==> flow/design.v <==
module interpolation (
    input           clk,
    input           RST,
    input           START,
    input   [5:0]   H0,
    input   [5:0]   V0,
    input   [3:0]   SW,
    input   [3:0]   SH,
    output          REN,
    input   [7:0]   R_DATA,
    output  [11:0]  ADDR,
    output  [7:0]   O_DATA,
    output          O_VALID
);
reg [5:0] reg_H0, reg_H0_next;
reg [5:0] reg_V0, reg_V0_next;
reg [3:0] reg_SW, reg_SW_next;
reg [3:0] reg_SH, reg_SH_next;
reg [11:0] reg_ADDR, reg_ADDR_next;
reg        output_valid, output_valid_next;  
reg        done, done_next;  
assign ADDR = reg_ADDR;
assign REN = 1'b0;
assign O_VALID = output_valid;
reg [9:0] width_sum, width_sum_next;
reg [9:0] height_sum, height_sum_next;
wire [5:0] X_lower, X_upper, Y_lower, Y_upper;
reg [5:0] last_y_row, last_y_row_next;  
reg x_divide, y_divide, x_divide_next, y_divide_next;
assign X_lower = width_sum[9:4];
assign X_upper = x_divide_next ? width_sum[9:4] : width_sum[9:4] + 1;
assign Y_lower = height_sum[9:4];
assign Y_upper = y_divide_next ? height_sum[9:4] : height_sum[9:4] + 1;
wire [5:0] next_X_lower, next_X_upper, next_Y_lower, next_Y_upper;
assign next_X_lower = width_sum_next[9:4];
assign next_X_upper = (width_sum_next[3:0] == 0) ? width_sum_next[9:4] : width_sum_next[9:4] + 1;
assign next_Y_lower = height_sum_next[9:4];
assign next_Y_upper = (height_sum_next[3:0] == 0) ? height_sum_next[9:4] : height_sum_next[9:4] + 1;
reg [3:0] x_ratio, x_ratio_next;  
reg [3:0] y_ratio, y_ratio_next;  
wire [7:0] left_margin, right_margin;
reg [7:0] data_y_lower [0:1];
reg [7:0] data_y_lower_next [0:1];
reg [7:0] data_y_upper [0:1];
reg [7:0] data_y_upper_next [0:1];
reg [4:0] count_cycle, count_cycle_next;
reg [1:0] pre_pre_state, pre_state, state, state_next;
wire pre_pre_state_is_11, pre_pre_state_is_10, pre_pre_state_is_01, pre_pre_state_is_00;
assign pre_pre_state_is_11 = pre_pre_state[1] & pre_pre_state[1];
assign pre_pre_state_is_00 = ~pre_pre_state[1] & ~pre_pre_state[0];
wire [5:0] x_ADDR, y_ADDR;
assign x_ADDR = state[1] ? X_upper : X_lower;
assign y_ADDR = state[0] ? Y_upper : Y_lower;
    Cal_Interpolation cal_inter_left (
        .DATA_1(data_y_lower[0]),
        .DATA_2(data_y_upper[0]),
        .ratio(y_ratio),
        .Out_DATA(left_margin)
    );
    Cal_Interpolation cal_inter_right (
        .DATA_1(data_y_lower[1]),
        .DATA_2(data_y_upper[1]),
        .ratio(y_ratio),
        .Out_DATA(right_margin)
    );
    Cal_Interpolation cal_inter (
        .DATA_1(left_margin),
        .DATA_2(right_margin),
        .ratio(x_ratio),
        .Out_DATA(O_DATA)
    );
always @(*)begin
    count_cycle_next = count_cycle;
    case(state)
        2'b00: begin
            if(y_divide_next | x_divide_next) begin
                state_next = 2'b11;
            end
            else begin
                state_next = 2'b01;
            end
        end
        2'b01: begin
            state_next = 2'b10;
        end
        2'b10: begin
            state_next = 2'b11;
        end
        2'b11: begin
            count_cycle_next = (count_cycle == 5'd16) ? 0 : count_cycle + 1;
            if(X_lower == next_X_lower && Y_upper == next_Y_upper) begin
                state_next = (X_upper == next_X_upper) ? 2'b11 : 2'b01;
            end
            else if(X_upper == next_X_lower) begin
                state_next = 2'b10;
            end
            else begin
                state_next = 2'b00;
            end
        end
    endcase
end
always @(*)begin
    reg_ADDR_next[5:0] = x_ADDR + reg_H0;
    reg_ADDR_next[11:6] = y_ADDR + reg_V0;
    output_valid_next = pre_state[1] & pre_state[0];
end
always @(*)begin
    case(pre_state)
        2'b00: begin
            data_y_lower_next[0] = R_DATA;
            data_y_lower_next[1] = x_divide ? R_DATA : data_y_lower[1];
            data_y_upper_next[0] = y_divide ? R_DATA : data_y_upper[0];
            data_y_upper_next[1] = data_y_upper[1];
        end
        2'b01: begin
            data_y_upper_next[0] = R_DATA;
            data_y_lower_next[0] = data_y_lower[0];
            data_y_lower_next[1] = data_y_lower[1];
            data_y_upper_next[1] = data_y_upper[1];
        end
        2'b10: begin
            data_y_lower_next[1] = R_DATA;
            data_y_lower_next[0] = pre_pre_state_is_11 ? data_y_lower[1] : data_y_lower[0];  
            data_y_upper_next[0] = pre_pre_state_is_11 ? data_y_upper[1] : data_y_upper[0];
            data_y_upper_next[1] = data_y_upper[1];
        end
        2'b11: begin
            data_y_upper_next[1] = R_DATA;
            data_y_lower_next[1] = y_divide ? R_DATA : data_y_lower[1];
            data_y_upper_next[0] = x_divide ? R_DATA : data_y_upper[0];
            data_y_lower_next[0] = y_divide ? data_y_upper[0] :
                                    x_divide ? data_y_lower[1] : data_y_lower[0];
        end
    endcase
end
always @(*)begin
    if(START) begin
        reg_H0_next = H0;
        reg_V0_next = V0;
        reg_SW_next = SW - 1;
        reg_SH_next = SH - 1;
    end
    else begin
        reg_H0_next = reg_H0;
        reg_V0_next = reg_V0;
        reg_SW_next = reg_SW;
        reg_SH_next = reg_SH;
    end
end
always @(*)begin
    if(state == 2'b11) begin
        if(count_cycle == 5'd16) begin
            width_sum_next = 0;
            height_sum_next = height_sum + reg_SH;
        end
        else begin
            width_sum_next = width_sum + reg_SW;
            height_sum_next = height_sum;
        end
    end
    else begin
        width_sum_next = width_sum;
        height_sum_next = height_sum;
    end
    x_divide_next = (width_sum[3:0] == 0);
    y_divide_next = (height_sum[3:0] == 0);
    x_ratio_next = width_sum[3:0];
    y_ratio_next = height_sum[3:0];
    if(height_sum[9:4] == reg_V0_next) begin
        done_next = 0;
    end
    else begin
        done_next = 1;
    end
end
always @(negedge clk) begin
    reg_ADDR <= reg_ADDR_next;
    data_y_lower[0] <= data_y_lower_next[0];
    data_y_lower[1] <= data_y_lower_next[1];
    data_y_upper[0] <= data_y_upper_next[0];
    data_y_upper[1] <= data_y_upper_next[1];
    output_valid <= output_valid_next;
end
always @(posedge clk) begin
    if(RST | START) begin
        width_sum <= 0;
        height_sum <= 0;
        state <= 2'b00;
        pre_state <= 2'b00;
        pre_pre_state <= 2'b00;
        x_divide <= 0;
        y_divide <= 0;
        x_ratio <= 0;
        y_ratio <= 0;
        done <= 1;
        count_cycle <= 0;
    end
    else begin
        width_sum <= width_sum_next;
        height_sum <= height_sum_next;
        state <= state_next;
        pre_state <= state;
        pre_pre_state <= pre_state;
        x_divide <= x_divide_next;
        y_divide <= y_divide_next;
        x_ratio <= x_ratio_next;
        y_ratio <= y_ratio_next;
        done <= done_next;
        count_cycle <= count_cycle_next;
    end
    reg_H0 <= reg_H0_next;
    reg_V0 <= reg_V0_next;
    reg_SW <= reg_SW_next;
    reg_SH <= reg_SH_next;
end
endmodule
module Cal_Interpolation (
    input   [7:0]   DATA_1,
    input   [7:0]   DATA_2,
    input   [3:0]   ratio,
    output  [7:0]   Out_DATA
);
    reg [3:0] flip_ratio;
    wire [7:0] d1_3, d1_2, d1_1, d1_0, d2_3, d2_2, d2_1, d2_0;
    wire [11:0] output_inter;
    assign d1_3 = {8{flip_ratio[3]}} & DATA_1;
    assign d1_2 = {8{flip_ratio[2]}} & DATA_1;
    assign d1_1 = {8{flip_ratio[1]}} & DATA_1;
    assign d1_0 = {8{flip_ratio[0]}} & DATA_1;
    assign d2_3 = {8{ratio[3]}} & DATA_2;
    assign d2_2 = {8{ratio[2]}} & DATA_2;
    assign d2_1 = {8{ratio[1]}} & DATA_2;
    assign d2_0 = {8{ratio[0]}} & DATA_2;
    assign output_inter = {d1_3, 3'b000} + {d1_2, 2'b00} + {d1_1, 1'b0} + d1_0 
                        + {d2_3, 3'b000} + {d2_2, 2'b00} + {d2_1, 1'b0} + d2_0 ;
    assign Out_DATA = (ratio == 4'b0000) ? DATA_1 : output_inter[11:4];
    always @(*)begin
        flip_ratio = ~ratio[3:0] + 1;
    end
endmodule
Reports on interpolation
Module interpolation before and after one edit of its RTL, step after step.
Lines under "before" count in the file above, lines under "after" in the edited file.
"difference" is "after" less "before", of the values as shown.
Library cell names are shortened.
Not given: --
Set-up
  top module: interpolation
  clock input: clk
  cell library: sky130hd
  corner: tt_025C_1v80

Diff
Unified diff, file above to edited file.
This change comes from a script, not from a designer. The edited design behaves differently; no optimisation was intended.
begin of diff
@@ -234,5 +234,5 @@
     assign d2_0 = {8{ratio[0]}} & DATA_2;
     assign output_inter = {d1_3, 3'b000} + {d1_2, 2'b00} + {d1_1, 1'b0} + d1_0 
-                        + {d2_3, 3'b000} + {d2_2, 2'b00} + {d2_1, 1'b0} + d2_0 ;
+                        + {d2_3, 3'b000} + {d2_2, 2'b00} + {d2_1, 1'b0} - d2_0 ;
     assign Out_DATA = (ratio == 4'b0000) ? DATA_1 : output_inter[11:4];
     always @(*)begin
end of diff

After elaboration
Source: Yosys, flattened and elaborated. Widths are those after wreduce. Registers that Yosys merges into a memory's read port (data or address) are not register bits. Print and check cells do not count. Equal cells are merged and count once.
Storage and ports
  register bits: before 106, after 106, difference 0
  input port bits: before 31, after 31, difference 0
  output and inout port bits: before 22, after 22, difference 0
  cells after elaboration: before 145, after 145, difference 0
Cells by class
  add/sub/neg operators: before 34, after 34, difference 0
  equal/unequal tests: before 17, after 17, difference 0
  mux-type cells: before 30, after 30, difference 0
  bitwise operators: before 30, after 30, difference 0
  reduce/logical cells: before 14, after 14, difference 0
Operators by type and width
  12-bit by 8-bit adder with 12-bit output: before 6, after 3, difference -3
  12-bit by 8-bit subtractor with 12-bit output: before 0, after 3, difference +3
  8-bit AND: before 24, after 24, difference 0
  8-bit two-way mux: before 10, after 10, difference 0
  12-bit by 9-bit adder with 12-bit output: before 6, after 6, difference 0
  4-bit zero test: before 6, after 6, difference 0
  6-bit two-way mux: before 6, after 6, difference 0
  2-bit inequality test (second input constant): before 5, after 5, difference 0
  6-bit by 1-bit adder with 6-bit output (second input constant): before 4, after 4, difference 0
  2-bit == test (second input constant): before 4, after 4, difference 0
  6-bit == test: before 4, after 4, difference 0
  10-bit two-way mux: before 4, after 4, difference 0
  2-bit two-way mux: before 4, after 4, difference 0
  11-bit by 10-bit adder with 12-bit output: before 3, after 3, difference 0
  12-bit by 10-bit adder with 12-bit output: before 3, after 3, difference 0
  12-bit by 11-bit adder with 12-bit output: before 3, after 3, difference 0
  3-bit AND reduction: before 3, after 3, difference 0
  10-bit by 4-bit adder with 10-bit output: before 2, after 2, difference 0
  4-bit by 1-bit adder with 4-bit output (second input constant): before 2, after 2, difference 0
  6-bit adder: before 2, after 2, difference 0
  2-bit by 1-bit == test with 1-bit output (second input constant): before 2, after 2, difference 0
  2-bit zero test: before 2, after 2, difference 0
  5-bit two-way mux: before 2, after 2, difference 0
  4-bit NOT: before 2, after 2, difference 0
  1-bit bitwise OR: before 2, after 2, difference 0
  8-bit parallel mux with 3-bit select: before 2, after 2, difference 0
  3-bit OR reduction: before 2, after 2, difference 0
  4-bit by 1-bit subtractor with 4-bit output (second input constant): before 2, after 2, difference 0
Not every row of either side is listed.

Depth
Yosys ltp: most cells in a row. Word level: on the elaborated netlist, between registers, memories and ports. Mapped: between sequential cells and ports; inverters and the memories' decode and read muxes count.
Depth
  depth in word-level cells: before 20, after 20, difference 0
  ABC_AREA: before 0, after 0
  mapped depth: before 40, after 36, difference -4
  depth with buffers taken out: before 38, after 34, difference -4

Synthesis result
Yosys stat after the flow's synthesis: flattened, memories mapped to cells. It holds for the ABC_AREA given above (unset counts as 0); a run with the other value may have another netlist.
Synthesis totals
  standard cells after synthesis: before 1133, after 1128, difference -5
  synthesis area (µm²): before 10591.4, after 10729.0, difference +137.6
  area of sequential cells (µm²): before 2622.5, after 2622.5, difference 0.0
  flip-flops: before 105, after 105, difference 0
  buffers: before 43, after 42, difference -1
Cells by type
  ha_1: before 61, after 73, difference +12
  nor2_1: before 108, after 100, difference -8
  o21ai_0: before 19, after 11, difference -8
  nand3_1: before 22, after 16, difference -6
  inv_1: before 162, after 167, difference +5
  nor3b_1: before 1, after 6, difference +5
  nand2b_1: before 9, after 5, difference -4
  or2_2: before 4, after 8, difference +4
  fa_1: before 133, after 130, difference -3
  and2_1: before 97, after 94, difference -3
  nand2_1: before 86, after 83, difference -3
  a211oi_1: before 8, after 5, difference -3
  nand4_1: before 8, after 5, difference -3
  nor4_1: before 5, after 2, difference -3
  nor4_4: before 0, after 3, difference +3
  or3_1: before 0, after 3, difference +3
  xor2_1: before 31, after 33, difference +2
  o21bai_1: before 13, after 11, difference -2
Not every row of either side is listed.
The figures by module come from a second, unflattened synthesis with its own total; it is not the netlist above.
Unflattened totals
  cell total of the unflattened synthesis: before 1157, after 1200, difference +43
  area total of the unflattened synthesis (µm²): before 10930.5, after 11213.3, difference +282.8
Rows give one instance, submodules left out.
By module, before
  Cal_Interpolation: instances 3, cells 216, area 1845.5 µm², sequential area 0.0 µm²
  interpolation: instances 1, cells 509, area 5393.9 µm², sequential area 2622.5 µm²
By module, after
  Cal_Interpolation: instances 3, cells 222, area 1888.1 µm², sequential area 0.0 µm²
  interpolation: instances 1, cells 534, area 5549.1 µm², sequential area 2622.5 µm²

Measured runs
Both versions went through the flow (Yosys, OpenROAD) with the same settings in each pair. Constraints: input delay and output delay 20% of the set period each, output load 0.01 pF.
Flow settings, set A
  CORE_UTILIZATION: 40
  period_ns: 32.0
  CAP_MARGIN: 20
  CORE_MARGIN: 2
  SLEW_MARGIN: 20
Results, set A
  netlist area reported by Yosys (µm²): before 10591.4, after 10729.0, difference +137.6
  die size (µm²): before 27795.6, after 28148.5, difference +352.9
  standard-cell area after layout (µm²): before 11949.0, after 12050.3, difference +101.3
  utilization: before 0.459, after 0.46, difference +0.001
  worst setup slack after layout (ns): before 0.565, after 0.505, difference -0.060
  setup TNS (ns): before 0.000, after 0.000, difference 0.000
  smallest hold slack (ns): before 0.500, after 0.503, difference +0.003
  total power after layout (µW): before 332.2, after 324.8, difference -7.4
Flow settings, set B
  CAP_MARGIN: 20
  CELL_PAD_IN_SITES_GLOBAL_PLACEMENT: 2
  CORE_MARGIN: 6
  CORE_UTILIZATION: 42
  GPL_ROUTABILITY_DRIVEN: 0
  MAX_ROUTING_LAYER: met4
  MIN_ROUTING_LAYER: met1
  PLACE_DENSITY_LB_ADDON: 0.19
  SETUP_SLACK_MARGIN: 1.82
  SLEW_MARGIN: 35
  period_ns: 54.4
Results, set B
  netlist area reported by Yosys (µm²): before 10591.4, after 10729.0, difference +137.6
  die size (µm²): before 29172.6, after 29525.5, difference +352.9
  standard-cell area after layout (µm²): before 11898.9, after 12042.8, difference +143.9
  utilization: before 0.485, after 0.488, difference +0.003
  worst setup slack after layout (ns): before 6.852, after 6.945, difference +0.093
  setup TNS (ns): before 0.000, after 0.000, difference 0.000
  smallest hold slack (ns): before 0.496, after 0.505, difference +0.009
  total power after layout (µW): before 195.7, after 194.1, difference -1.6
"total power after layout": no workload was simulated; the value follows from the tool's default switching activity.
